==> flow/design.v <==
module clk_ctrl
(
	input				wire				clk_i					,
	input				wire				rstn_i				,	
	input				wire	[15:0]	freq						,
	output			reg				dds1_o					,
	output			reg				dds_o						
);
reg	[31:0]	cnt;
wire	[63:0]	add;
assign add =freq*32'd4294967295/16'd30000;
always@(posedge clk_i or negedge rstn_i)
	if(rstn_i ==1'b0)
		cnt <=32'd0;
	else
		cnt <=cnt +add; 
always@(posedge clk_i or negedge rstn_i)
	if(rstn_i ==1'b0)
		dds_o <=1'b0;
	else if(cnt >=32'd2147483648)
		dds_o <=1'b1;
	else
		dds_o <=1'b0;		
reg	[31:0]	cnt1;
wire	[63:0]	add1;
assign add1 =(freq/8'd36)*32'd4294967295/16'd3000;
always@(posedge clk_i or negedge rstn_i)
	if(rstn_i ==1'b0)
		cnt1 <=32'd0;
	else
		cnt1 <=cnt1 +add1; 
always@(posedge clk_i or negedge rstn_i)
	if(rstn_i ==1'b0)
		dds1_o <=1'b0;
	else if(cnt1 >=32'd2147483648)
		dds1_o <=1'b1;
	else
		dds1_o <=1'b0;		
endmodule
# Reports on clk_ctrl
# What the tools print for clk_ctrl, step after step.
# Lines are those of the file above, counted from 1.
inputs:
  design: "clk_ctrl"
  clk_port: "clk_i"
  lib: "sky130hd"
  pvt_corner: "tt_025C_1v80"

# Word level
# Counts by Yosys on the flattened word-level netlist (proc, flatten, opt, wreduce; memories kept). Register bits leave out memories and registers merged into their read ports (data or address); mux counts leave out enables and synchronous resets folded into registers. Print and check cells are left out. Cells with the same type and inputs are merged into one.
classes:
  add_sub_neg: 2
  multipliers: 2
  div_mod_pow: 3
  cmp: 2
  muxes: 2
ops:
  columns: ["cell", "count"]
  rows:
  - ["multiplier 64 x 32 -> 64 bit with constant B", 1]
  - ["divider 64 x 15 -> 64 bit with constant B", 1]
  - ["multiplier 16 x 32 -> 48 bit with constant B", 1]
  - ["divider 64 x 12 -> 64 bit with constant B", 1]
  - ["divider 16 x 6 -> 64 bit with constant B", 1]
  - ["adder 32 bit", 2]
  - [">= comparator 32 bit with constant B", 2]
  - ["2-to-1 mux 1 bit", 2]
bits:
  ff_bits: 66
  input_bits: 18
  out_inout_bits: 2
  word_cells: 15

# Depth
# Depth = most cells in a row (Yosys ltp): at word level without a register or memory, in the mapped netlist without a sequential cell, where the memories' decode and read muxes count.
depth:
  word_depth: 4
  ABC_AREA: 0
  ltp_mapped: 275

# After synthesis
# Yosys stat after the flow's synthesis: flattened, memories mapped to cells. It holds for the ABC_AREA given above (unset counts as 0); a run with the other value may have another netlist.
# Totals and module areas in this step are rounded.
mapped:
  stdcells: 7093
  area_um2: 56000
  seqArea_um2: 1700
  ff_cells: 66
types:
  columns: ["type", "count", "type_area_um2"]
  rows:
  - ["sky130_fd_sc_hd__fa_1", 260, 5.2E+03]
  - ["sky130_fd_sc_hd__ha_1", 395, 4942.24]
  - ["sky130_fd_sc_hd__xnor2_1", 390, 3.42E+03]
  - ["sky130_fd_sc_hd__a21oi_1", 513, 2.57E+03]
  - ["sky130_fd_sc_hd__inv_1", 539, 2023.19]
  - ["sky130_fd_sc_hd__nand2_1", 525, 1970.64]
  - ["sky130_fd_sc_hd__nor2_1", 516, 1.94E+03]
  - ["sky130_fd_sc_hd__o21ai_0", 346, 1.73E+03]
  - ["sky130_fd_sc_hd__dfrtp_1", 66, 1.65E+03]
  - ["sky130_fd_sc_hd__xor2_1", 150, 1313.76]
  - ["sky130_fd_sc_hd__mux2i_1", 104, 1.04E+03]
  - ["sky130_fd_sc_hd__nor3_1", 203, 1.02E+03]
  - ["sky130_fd_sc_hd__nand3_1", 202, 1010.97]
  - ["sky130_fd_sc_hd__buf_6", 82, 923.386]
  - ["sky130_fd_sc_hd__clkbuf_8", 59, 812.029]
  - ["sky130_fd_sc_hd__o21bai_1", 98, 735.706]
  - ["sky130_fd_sc_hd__o211ai_1", 92, 690.662]
  - ["sky130_fd_sc_hd__a31oi_1", 97, 606.832]
# Other cell types: 205; their cells: 2456.

# Path before layout
# Source: OpenSTA report_checks on the synthesized netlist (no wires, ideal clock, input and output delay 20% of the period each), path of least setup slack; recovery checks are left aside. Register names are those of the netlist, which keeps one name where synthesis merged equal registers.
synth_timing:
  path_type: "input-to-reg"
  from: "in freq[4]"
  to: "reg cnt1[30]"
  tclk_ns: 70.0
  t_first_pin_ns: 14.000
  t_arrival_ns: 69.119
  required_ns: 69.877
  setup_slack_ns: 0.759
  path_delay_ns: 55.242
  driving_pins: 253
  synth_period_reached_ns: 69.241
# "path_delay_ns" is the arrival time less input delay plus setup time.
# "driving_pins": output pins that drive a net of the path, with the launching flip-flop's if there is one; two outputs of one cell count as two.
# "synth_period_reached_ns" is the clock period less the worst setup slack; recovery checks do not enter. This is arithmetic on one report: input and output delays are still those of the set period (20% each).
# Between the ends stands the longest chain of elaborated cells between them, by number of cells; it is not shown to be the way that was timed. Of several equally long chains one is given.
# A line is the first line of the expression or statement that the cell stems from. Yosys adds cells for indexed reads and writes and turns some case tables into memories.
synth_via:
  path_cell_list: "sky130_fd_sc_hd__inv_1 > sky130_fd_sc_hd__ha_1 > sky130_fd_sc_hd__nand2b_1 > sky130_fd_sc_hd__o31ai_1 > sky130_fd_sc_hd__nand2_1 > sky130_fd_sc_hd__nand2_1 > sky130_fd_sc_hd__nand2_1 > sky130_fd_sc_hd__nand2_1 > sky130_fd_sc_hd__nand2_1 > sky130_fd_sc_hd__a21oi_1 > sky130_fd_sc_hd__a21oi_1 > sky130_fd_sc_hd__xnor2_1 > sky130_fd_sc_hd__a21o_1 > sky130_fd_sc_hd__a21oi_1 > sky130_fd_sc_hd__o21ai_0 > sky130_fd_sc_hd__nand2_1 > sky130_fd_sc_hd__a21oi_1 > sky130_fd_sc_hd__o22ai_1 > [... 217 more ...] > sky130_fd_sc_hd__o21bai_1 > sky130_fd_sc_hd__a21oi_1 > sky130_fd_sc_hd__o21bai_1 > sky130_fd_sc_hd__a21oi_1 > sky130_fd_sc_hd__o21bai_1 > sky130_fd_sc_hd__a21oi_1 > sky130_fd_sc_hd__o21bai_1 > sky130_fd_sc_hd__a21oi_1 > sky130_fd_sc_hd__o21bai_1 > sky130_fd_sc_hd__a21oi_1 > sky130_fd_sc_hd__o21bai_1 > sky130_fd_sc_hd__a21oi_1 > sky130_fd_sc_hd__o21bai_1 > sky130_fd_sc_hd__a21oi_1 > sky130_fd_sc_hd__o21bai_1 > sky130_fd_sc_hd__a21o_1 > sky130_fd_sc_hd__a21oi_1 > sky130_fd_sc_hd__xnor2_1"
  elab_chain_len: 4
  cone_cells: 4
  lines_between: 2
  classes_between: "add/sub (1); mul (1); div (2)"
synth_lines:
  columns: ["item", "line_no", "rtl"]
  rows:
  - ["from (decl)", 5, "input wire [15:0] freq ,"]
  - ["divider 16 x 6 -> 64 bit", 26, "assign add1 =(freq/8'd36)*32'd4294967295/16'd3000;"]
  - ["multiplier 64 x 32 -> 64 bit", 26, null]
  - ["divider 64 x 12 -> 64 bit", 26, null]
  - ["adder 32 bit", 31, "cnt1 <=cnt1 +add1;"]
  - ["to (assign)", 29, "cnt1 <=32'd0;"]
  - ["to (assign)", 31, null]
  - ["to (decl)", 24, "reg [31:0] cnt1;"]

# Timing after layout
# From the final timing report of run 1: the path of least setup slack in the routed layout; clock arrival at registers is part of the times.
layout_timing:
  path_type: "input-to-reg"
  from: "in freq[5]"
  to: "reg cnt1[30]"
  tclk_ns: 58.2
  t_first_pin_ns: 11.64
  t_arrival_ns: 61.97
  required_ns: 58.50
  setup_slack_ns: -3.47
  driving_pins: 257
# Between the ends stands the longest chain of elaborated cells between them, by number of cells; it is not shown to be the way that was timed. Of several equally long chains one is given.
layout_via:
  path_cell_list: "sky130_fd_sc_hd__buf_6 > sky130_fd_sc_hd__buf_8 > sky130_fd_sc_hd__inv_12 > sky130_fd_sc_hd__ha_4 > sky130_fd_sc_hd__nand2b_4 > sky130_fd_sc_hd__o31ai_2 > sky130_fd_sc_hd__nand2_1 > sky130_fd_sc_hd__nand2_1 > sky130_fd_sc_hd__nand2_1 > sky130_fd_sc_hd__nand2_1 > sky130_fd_sc_hd__nand2_2 > sky130_fd_sc_hd__a21oi_4 > sky130_fd_sc_hd__a21oi_2 > sky130_fd_sc_hd__xnor2_2 > sky130_fd_sc_hd__nor2_2 > sky130_fd_sc_hd__a21oi_2 > sky130_fd_sc_hd__nor2_4 > sky130_fd_sc_hd__buf_12 > [... 221 more ...] > sky130_fd_sc_hd__o21bai_2 > sky130_fd_sc_hd__a21oi_2 > sky130_fd_sc_hd__o21bai_2 > sky130_fd_sc_hd__a21oi_2 > sky130_fd_sc_hd__o21bai_1 > sky130_fd_sc_hd__a21oi_1 > sky130_fd_sc_hd__o21bai_1 > sky130_fd_sc_hd__a21oi_1 > sky130_fd_sc_hd__o21bai_1 > sky130_fd_sc_hd__a21oi_1 > sky130_fd_sc_hd__o21bai_1 > sky130_fd_sc_hd__a21oi_1 > sky130_fd_sc_hd__o21bai_1 > sky130_fd_sc_hd__a21oi_1 > sky130_fd_sc_hd__o21bai_1 > sky130_fd_sc_hd__a21o_1 > sky130_fd_sc_hd__a21oi_1 > sky130_fd_sc_hd__xnor2_1"
  elab_chain_len: 4
  cone_cells: 4
  lines_between: 2
  classes_between: "add/sub (1); mul (1); div (2)"
layout_lines:
  columns: ["item", "line_no", "rtl"]
  rows:
  - ["from (decl)", 5, "input wire [15:0] freq ,"]
  - ["divider 16 x 6 -> 64 bit", 26, "assign add1 =(freq/8'd36)*32'd4294967295/16'd3000;"]
  - ["multiplier 64 x 32 -> 64 bit", 26, null]
  - ["divider 64 x 12 -> 64 bit", 26, null]
  - ["adder 32 bit", 31, "cnt1 <=cnt1 +add1;"]
  - ["to (assign)", 29, "cnt1 <=32'd0;"]
  - ["to (assign)", 31, null]
  - ["to (decl)", 24, "reg [31:0] cnt1;"]

# Measured results for clk_ctrl: 4 stored runs of the Yosys and OpenROAD flow on sky130hd. The settings differ; the order carries no meaning. The constraints put input and output delay at 20% of the set period each and load the outputs with 0.01 pF.
# "achieved_period_ns" is the run's clock period less its worst setup slack. It is reckoned from that one timing run; input and output delays stay at 20% of the period that was set.
# "worst_path_allowed_less_slack_ns" means the part of the period allowed to the worst setup path (the constraints hold back 20% at inputs and 20% at outputs) less its slack; where the path has registers, the arrival times of their clocks count too.
# The results are shown rounded.
runs:
  - name: "run 1"
    settings:
      period_ns: 58.2
      CAP_MARGIN: 20
      CORE_MARGIN: 2
      CORE_UTILIZATION: 40
      SLEW_MARGIN: 20
    results:
      synthesis_area_um2: 56000
      dieArea_um2: 140000
      finish.stdcell_area_um2: 74000
      layout_utilization_pct: 53
      worst_setup_slack_ns: -3.5
      final_setup_tns_ns: -46
      ws_hold_ns: 0.40
      achieved_period_ns: 61.674
      worst_path_allowed_less_slack_ns: 50.03
      critical_path_type: "input-to-reg"
  - name: "run 2"
    settings:
      CORE_MARGIN: 2
      CORE_UTILIZATION: 16
      CTS_CLUSTER_DIAMETER: 157
      GPL_ROUTABILITY_DRIVEN: 0
      PLACE_DENSITY_LB_ADDON: 0.21
      TNS_END_PERCENT: 40
      period_ns: 118.0
      CAP_MARGIN: 20
      SLEW_MARGIN: 20
    results:
      synthesis_area_um2: 56000
      dieArea_um2: 350000
      finish.stdcell_area_um2: 60000
      layout_utilization_pct: 17
      worst_setup_slack_ns: 28
      final_setup_tns_ns: 0.000
      ws_hold_ns: 0.41
      achieved_period_ns: 90.196
      worst_path_allowed_less_slack_ns: 66.60
      critical_path_type: "input-to-reg"
  - name: "run 3"
    settings:
      ABC_AREA: 0
      CELL_PAD_IN_SITES_GLOBAL_PLACEMENT: 1
      CORE_ASPECT_RATIO: 0.55
      CORE_UTILIZATION: 19
      CTS_CLUSTER_DIAMETER: 217
      CTS_CLUSTER_SIZE: 21
      HOLD_SLACK_MARGIN: 0.04
      PLACE_DENSITY_LB_ADDON: 0.17
      TNS_END_PERCENT: 100
      period_ns: 62.0
      CAP_MARGIN: 20
      CORE_MARGIN: 2
      SLEW_MARGIN: 20
    results:
      synthesis_area_um2: 56000
      dieArea_um2: 300000
      finish.stdcell_area_um2: 84000
      layout_utilization_pct: 29
      worst_setup_slack_ns: -1.2
      final_setup_tns_ns: -7.0
      ws_hold_ns: 0.41
      achieved_period_ns: 63.167
      worst_path_allowed_less_slack_ns: 50.77
      critical_path_type: "input-to-reg"
  - name: "run 4"
    settings:
      ABC_AREA: 1
      CAP_MARGIN: 35
      CELL_PAD_IN_SITES_GLOBAL_PLACEMENT: 2
      CORE_ASPECT_RATIO: 1.94
      CORE_MARGIN: 8
      CTS_CLUSTER_DIAMETER: 217
      CTS_CLUSTER_SIZE: 99
      GPL_ROUTABILITY_DRIVEN: 0
      GPL_TIMING_DRIVEN: 1
      PLACE_DENSITY_LB_ADDON: 0.24
      SLEW_MARGIN: 10
      TNS_END_PERCENT: 85
      period_ns: 109.0
      CORE_UTILIZATION: 40
    results:
      synthesis_area_um2: 51000
      dieArea_um2: 140000
      finish.stdcell_area_um2: 54000
      layout_utilization_pct: 42
      worst_setup_slack_ns: 31
      final_setup_tns_ns: 0.000
      ws_hold_ns: 0.40
      achieved_period_ns: 78.299
      worst_path_allowed_less_slack_ns: 56.50
      critical_path_type: "input-to-reg"
